==> flow/design.v <==
module cordic #(
    parameter data_width = 16,
    parameter iterations = 15
    )(
    input clk,
    input reset_n,
    input logic signed [data_width-1:0] angle,
    input logic signed [data_width-1:0] x_i,
    input logic signed [data_width-1:0] y_i,
    output logic signed [data_width-1:0] cos,
    output logic signed [data_width-1:0] sin,
    input valid_in,
    output logic valid_out
    );
    logic signed [data_width-1:0] atan_table [0:iterations-1];
    assign atan_table[0]  = 'd12867;   
    assign atan_table[1]  = 'd7596;    
    assign atan_table[2]  = 'd4013;    
    assign atan_table[3]  = 'd2037;    
    assign atan_table[4]  = 'd1021;    
    assign atan_table[5]  = 'd511;     
    assign atan_table[6]  = 'd256;     
    assign atan_table[7]  = 'd128;     
    assign atan_table[8]  = 'd64;      
    assign atan_table[9]  = 'd32;      
    assign atan_table[10] = 'd16;      
    assign atan_table[11] = 'd8;       
    assign atan_table[12] = 'd4;       
    assign atan_table[13] = 'd2;       
    assign atan_table[14] = 'd1;       
    logic signed [data_width-1:0] x [0:iterations], y [0:iterations], z [0:iterations];
    logic [$clog2(iterations)-1:0] iteration;
    logic valid_pipe [0:iterations];
    always_ff @(posedge clk or negedge reset_n) begin
        if (!reset_n) begin
            x[0] <= 0;
            y[0] <= 0;
            z[0] <= 0;
            valid_pipe[0] <= 0;
        end else if (valid_in) begin
            case (angle[15:14])
                2'b00: begin
                    x[0] <= x_i;
                    y[0] <= y_i;
                    z[0] <= angle;
                end
                2'b01: begin
                    x[0] <= -y_i;
                    y[0] <= x_i;
                    z[0] <= {2'b00, angle[13:0]};
                end
                2'b10: begin
                    x[0] <= -x_i;
                    y[0] <= -y_i;
                    z[0] <= {2'b11, angle[13:0]};
                end
                2'b11: begin
                    x[0] <= y_i;
                    y[0] <= -x_i;
                    z[0] <= -angle;
                end
            endcase
            valid_pipe[0] <= 1;
        end else begin
            valid_pipe[0] <= 0;
        end
    end
    genvar i;
    generate
        for (i = 0; i < iterations; i = i + 1) begin : cordic_pipeline
            always_ff @(posedge clk or negedge reset_n) begin
                if (!reset_n) begin
                    x[i+1] <= 0;
                    y[i+1] <= 0;
                    z[i+1] <= 0;
                    valid_pipe[i+1] <= 0;
                end else if (valid_pipe[i]) begin
                    if (z[i] < 0) begin
                        x[i+1] <= x[i] + (y[i] >>> i);
                        y[i+1] <= y[i] - (x[i] >>> i);
                        z[i+1] <= z[i] + atan_table[i];
                    end else begin
                        x[i+1] <= x[i] - (y[i] >>> i);
                        y[i+1] <= y[i] + (x[i] >>> i);
                        z[i+1] <= z[i] - atan_table[i];
                    end
                    valid_pipe[i+1] <= 1;
                end else begin
                    valid_pipe[i+1] <= 0;
                end
            end
        end
    endgenerate
    assign cos = x[iterations];
    assign sin = y[iterations];
    assign valid_out = valid_pipe[iterations];
endmodule
### From RTL to reports: cordic

Tool output for the design above, in the order of the flow.
Lines are those of the file above, counted from 1.
Cell names lack the library's common part.
The mark n/a stands for no value.

| design | value |
|---|---|
| top | cordic |
| clock input | clk |
| standard-cell library | sky130hd |
| corner | tt_025C_1v80 |

### Word-level counts

Counts by Yosys on the flattened word-level netlist (proc, flatten, opt, wreduce). Print and check cells are left out. Cells with the same type and inputs are merged into one.

| word-level totals | value |
|---|---|
| bits in registers | 768 |
| output and inout port bits | 33 |
| cells after elaboration | 235 |
| bits of input ports | 51 |

| cells by class | value |
|---|---|
| reductions and logical operators | 1 |
| equality and inequality tests | 3 |
| mux-type cells | 63 |
| add/subtract/negate cells | 90 |
| order comparisons | 15 |

Operators by type and width:

| kind | number |
|---|---|
| 16-bit 2-to-1 mux | 44 |
| 16-bit by 1-bit less-than comparator with 1-bit output with constant B | 15 |
| 16-bit case mux with 4-bit select | 3 |
| 16-bit negator | 3 |
| 16-bit by 10-bit adder with 16-bit output | 2 |
| 16-bit by 10-bit subtractor with 16-bit output | 2 |
| 16-bit by 10-bit adder with 16-bit output with constant B | 2 |
| 16-bit by 10-bit subtractor with 16-bit output with constant B | 2 |
| 16-bit by 11-bit adder with 16-bit output | 2 |
| 16-bit by 11-bit subtractor with 16-bit output | 2 |
| 16-bit by 12-bit adder with 16-bit output | 2 |
| 16-bit by 12-bit subtractor with 16-bit output | 2 |
| 16-bit by 13-bit adder with 16-bit output | 2 |
| 16-bit by 13-bit subtractor with 16-bit output | 2 |
| 16-bit by 14-bit adder with 16-bit output | 2 |
| 16-bit by 14-bit subtractor with 16-bit output | 2 |
| 16-bit by 15-bit adder with 16-bit output | 2 |
| 16-bit by 15-bit subtractor with 16-bit output | 2 |
| 16-bit subtractor | 2 |
| 16-bit by 2-bit adder with 16-bit output | 2 |
| 16-bit by 2-bit subtractor with 16-bit output | 2 |
| 16-bit by 3-bit adder with 16-bit output | 2 |
| 16-bit by 3-bit subtractor with 16-bit output | 2 |
| 16-bit by 4-bit adder with 16-bit output | 2 |
| 16-bit by 4-bit subtractor with 16-bit output | 2 |
| 16-bit by 5-bit adder with 16-bit output | 2 |
| 16-bit by 5-bit subtractor with 16-bit output | 2 |
| 16-bit by 6-bit adder with 16-bit output | 2 |

Not listed: further kinds 36, cells in them 59.

### Logic depth

Yosys ltp: most cells in a row. Word level: on the elaborated netlist, between registers, memories and ports. Mapped: between sequential cells and ports; inverters and the memories' decode and read muxes count.

| depth | value |
|---|---|
| depth in word-level cells | 2 |
| ABC_AREA | 0 |
| depth in mapped cells | 16 |
| mapped depth without buffers | 16 |

### Netlist

The flow's flattened synthesis, as Yosys stat reports it; memories are mapped. The netlist is that of the ABC_AREA named above (0 if unset); the other value can give another one.
The area totals of this step are shown rounded.

Cell types:

| cell | number | total area (sq um) |
|---|---|---|
| dfrtp_1 | 744 | 1.86E+04 |
| ha_1 | 711 | 8.9E+03 |
| mux2_2 | 411 | 4.63E+03 |
| xnor2_1 | 499 | 4.37E+03 |
| a21oi_1 | 654 | 3.27E+03 |
| o21ai_0 | 423 | 2117.03 |
| xor2_1 | 230 | 2.01E+03 |
| nor2_1 | 529 | 1.99E+03 |
| a21o_1 | 208 | 1.56E+03 |
| nand2_1 | 372 | 1.4E+03 |
| inv_1 | 350 | 1313.76 |
| fa_1 | 44 | 880.845 |
| mux2i_1 | 86 | 860.826 |
| nor3_1 | 129 | 645.619 |
| o21a_1 | 77 | 578.054 |
| o21bai_1 | 77 | 578.054 |
| clkbuf_1 | 146 | 548.026 |
| nand2b_1 | 84 | 525.504 |

Other cell types: 69; their cells: 867.

| synthesis totals | value |
|---|---|
| cells in the netlist | 6641 |
| mapped area | 60920 sq um |
| sequential area | 18620 sq um |
| buffers | 199 |
| flip-flops | 744 |

### Worst setup path after synthesis

OpenSTA on the mapped netlist: ideal clock, no wires. The path of least setup slack (recovery checks aside). Input and output delay are each 20% of the period. Register names are those of the netlist, which keeps one name where synthesis merged equal registers.

| timing path after synthesis | value |
|---|---|
| path kind | reg-to-reg |
| from | register z[2][15] |
| to | register y[3][13] |
| clock period | 4.0 ns |
| setup slack | 0.627 ns |
| stages on the path | 12 |
| arrival | 3.248 ns |
| setup time | 0.125 ns |
| path buffers | 2 |
| required time | 3.875 ns |
| path delay | 3.373 ns |
| time at the first pin | 0.000 ns |
| synthesis period reached | 3.373 ns |

"path delay" = arrival - input delay + setup time.
"stages on the path" counts driving pins, that of a launching flip-flop among them; a cell with two outputs on the path counts twice.
"synthesis period reached" is the clock period less the worst setup slack; recovery checks do not enter. This is arithmetic on one report: input and output delays are still those of the set period (20% each).
Between the ends stands the longest chain of elaborated cells between them, by number of cells; it is not shown to be the way that was timed. Of several equally long chains one is given.
Each line given opens the expression or statement behind the cell; cells for indexed reads and writes are added by Yosys, which also makes memories of some case tables.
A register here has more assigning lines than the two given.

| between the ends, after synthesis | value |
|---|---|
| cell sequence | dfrtp_1 > clkbuf_1 > clkbuf_1 > mux2i_1 > ha_1 > nor2b_1 > o31ai_1 > a211oi_1 > or3_1 > a41oi_1 > xnor2_1 > mux2_2 |
| length of the longest elaborated chain | 2 |
| elaborated cells on any way between the ends | 2 |
| source lines of those cells | 1 |
| those cells by class | compare: 1; mux: 1 |

RTL lines, path after synthesis:

| item | RTL line | source |
|---|---|---|
| start: declaration | 31 | `logic signed [data_width-1:0] x [0:iterations], y [0:iterations], z [0:iterations];` |
| start: assignment | 81 | `z[i+1] <= z[i] + atan_table[i];` |
| start: assignment | 85 | `z[i+1] <= z[i] - atan_table[i];` |
| 16-bit by 1-bit less-than comparator with 1-bit output | 78 | `if (z[i] < 0) begin` |
| 16-bit 2-to-1 mux | 78 |  |
| end: assignment | 80 | `y[i+1] <= y[i] - (x[i] >>> i);` |
| end: assignment | 84 | `y[i+1] <= y[i] + (x[i] >>> i);` |
| end: declaration | 31 |  |

### Timing after layout

Path of least setup slack in the final report of run 1 (OpenROAD, finished layout, wires in). Where an end is a register, its clock arrival counts in the times.

| timing path post-layout | value |
|---|---|
| path kind | reg-to-reg |
| from | register y[9][13] |
| to | register x[10][12] |
| stages on the path | 13 |
| time at the first pin | 0.65 ns |
| clock period | 3.8 ns |
| arrival | 4.09 ns |
| setup slack | 0.25 ns |
| setup time | 0.11 ns |
| required time | 4.34 ns |
| path buffers | 0 |

Between the ends stands the longest chain of elaborated cells between them, by number of cells; it is not shown to be the way that was timed. Of several equally long chains one is given.
A register here has more assigning lines than the two given.

| between the ends, post-layout | value |
|---|---|
| cell sequence | dfrtp_1 > or3_1 > or3_1 > ha_1 > a21oi_1 > ha_1 > or3_1 > a211oi_1 > o31ai_1 > a21o_1 > a21oi_1 > xnor2_1 > mux2_2 |
| length of the longest elaborated chain | 2 |
| elaborated cells on any way between the ends | 3 |
| source lines of those cells | 3 |
| those cells by class | add/sub: 2; mux: 1 |

RTL lines, path post-layout:

| item | RTL line | source |
|---|---|---|
| start: declaration | 31 | `logic signed [data_width-1:0] x [0:iterations], y [0:iterations], z [0:iterations];` |
| start: assignment | 80 | `y[i+1] <= y[i] - (x[i] >>> i);` |
| start: assignment | 84 | `y[i+1] <= y[i] + (x[i] >>> i);` |
| 16-bit by 7-bit subtractor with 16-bit output | 83 | `x[i+1] <= x[i] - (y[i] >>> i);` |
| 16-bit 2-to-1 mux | 78 | `if (z[i] < 0) begin` |
| end: assignment | 79 | `x[i+1] <= x[i] + (y[i] >>> i);` |
| end: assignment | 83 |  |
| end: declaration | 31 |  |

--- measured runs ---
Settings and measured results of 6 stored flow runs for module cordic (sky130hd), not sorted in any way. The constraints put input and output delay at 20% of the set period each and load the outputs with 0.01 pF.
Measured values are rounded.

#### Run 1

| setting | value |
|---|---|
| CORE_UTILIZATION | `58` |
| period_ns | `3.8` |
| CAP_MARGIN | `20` |
| CORE_MARGIN | `2` |
| SLEW_MARGIN | `20` |

| result | value |
|---|---|
| utilization after layout | 64.6 % |
| area of the standard cells in the finished layout | 67020 sq um |
| setup slack of the worst path | 0.247 ns |
| die footprint | 107600 sq um |
| cell area after synthesis | 60920 sq um |

#### Run 2

| setting | value |
|---|---|
| CELL_PAD_IN_SITES_GLOBAL_PLACEMENT | `3` |
| CORE_ASPECT_RATIO | `0.85` |
| CORE_UTILIZATION | `54` |
| CTS_CLUSTER_DIAMETER | `198` |
| GPL_TIMING_DRIVEN | `1` |
| HOLD_SLACK_MARGIN | `0.27` |
| MAX_ROUTING_LAYER | `met5` |
| SETUP_SLACK_MARGIN | `-0.19` |
| SLEW_MARGIN | `15` |
| TNS_END_PERCENT | `85` |
| period_ns | `2.45` |
| CAP_MARGIN | `20` |
| CORE_MARGIN | `2` |

No results, placement failed with GPL-0301.

#### Run 3

| setting | value |
|---|---|
| CAP_MARGIN | `5` |
| CELL_PAD_IN_SITES_DETAIL_PLACEMENT | `1` |
| CORE_UTILIZATION | `17` |
| MIN_ROUTING_LAYER | `met2` |
| PLACE_DENSITY_LB_ADDON | `0.07` |
| period_ns | `5.59` |
| CORE_MARGIN | `2` |
| SLEW_MARGIN | `20` |

| result | value |
|---|---|
| cell area after synthesis | 60920 sq um |
| setup slack of the worst path | 1.494 ns |
| area of the standard cells in the finished layout | 71130 sq um |
| die footprint | 363200 sq um |
| utilization after layout | 20.0 % |

#### Run 4

| setting | value |
|---|---|
| CAP_MARGIN | `0` |
| CELL_PAD_IN_SITES_DETAIL_PLACEMENT | `2` |
| CELL_PAD_IN_SITES_GLOBAL_PLACEMENT | `3` |
| CORE_UTILIZATION | `43` |
| CTS_CLUSTER_SIZE | `81` |
| PLACE_DENSITY | `0.39` |
| SETUP_SLACK_MARGIN | `-0.19` |
| TNS_END_PERCENT | `10` |
| period_ns | `6.73` |
| CORE_MARGIN | `2` |
| SLEW_MARGIN | `20` |

| result | value |
|---|---|
| setup slack of the worst path | 2.534 ns |
| area of the standard cells in the finished layout | 67000 sq um |
| die footprint | 144700 sq um |
| utilization after layout | 47.5 % |
| cell area after synthesis | 60920 sq um |

#### Run 5

| setting | value |
|---|---|
| CORE_UTILIZATION | `40` |
| period_ns | `4.0` |
| CAP_MARGIN | `20` |
| CORE_MARGIN | `2` |
| SLEW_MARGIN | `20` |

| result | value |
|---|---|
| area of the standard cells in the finished layout | 67680 sq um |
| utilization after layout | 44.7 % |
| die footprint | 155400 sq um |
| setup slack of the worst path | 0.296 ns |
| cell area after synthesis | 60920 sq um |

#### Run 6

| setting | value |
|---|---|
| CELL_PAD_IN_SITES_GLOBAL_PLACEMENT | `2` |
| CORE_ASPECT_RATIO | `1.32` |
| CTS_CLUSTER_SIZE | `18` |
| GPL_ROUTABILITY_DRIVEN | `0` |
| MAX_ROUTING_LAYER | `met5` |
| MIN_ROUTING_LAYER | `met2` |
| PLACE_DENSITY | `0.45` |
| SETUP_SLACK_MARGIN | `-0.12` |
| SLEW_MARGIN | `0` |
| TNS_END_PERCENT | `10` |
| period_ns | `2.31` |
| CAP_MARGIN | `20` |
| CORE_MARGIN | `2` |
| CORE_UTILIZATION | `40` |

| result | value |
|---|---|
| utilization after layout | 58.4 % |
| setup slack of the worst path | -0.934 ns |
| area of the standard cells in the finished layout | 88310 sq um |
| cell area after synthesis | 60920 sq um |
| die footprint | 155500 sq um |
--- end ---
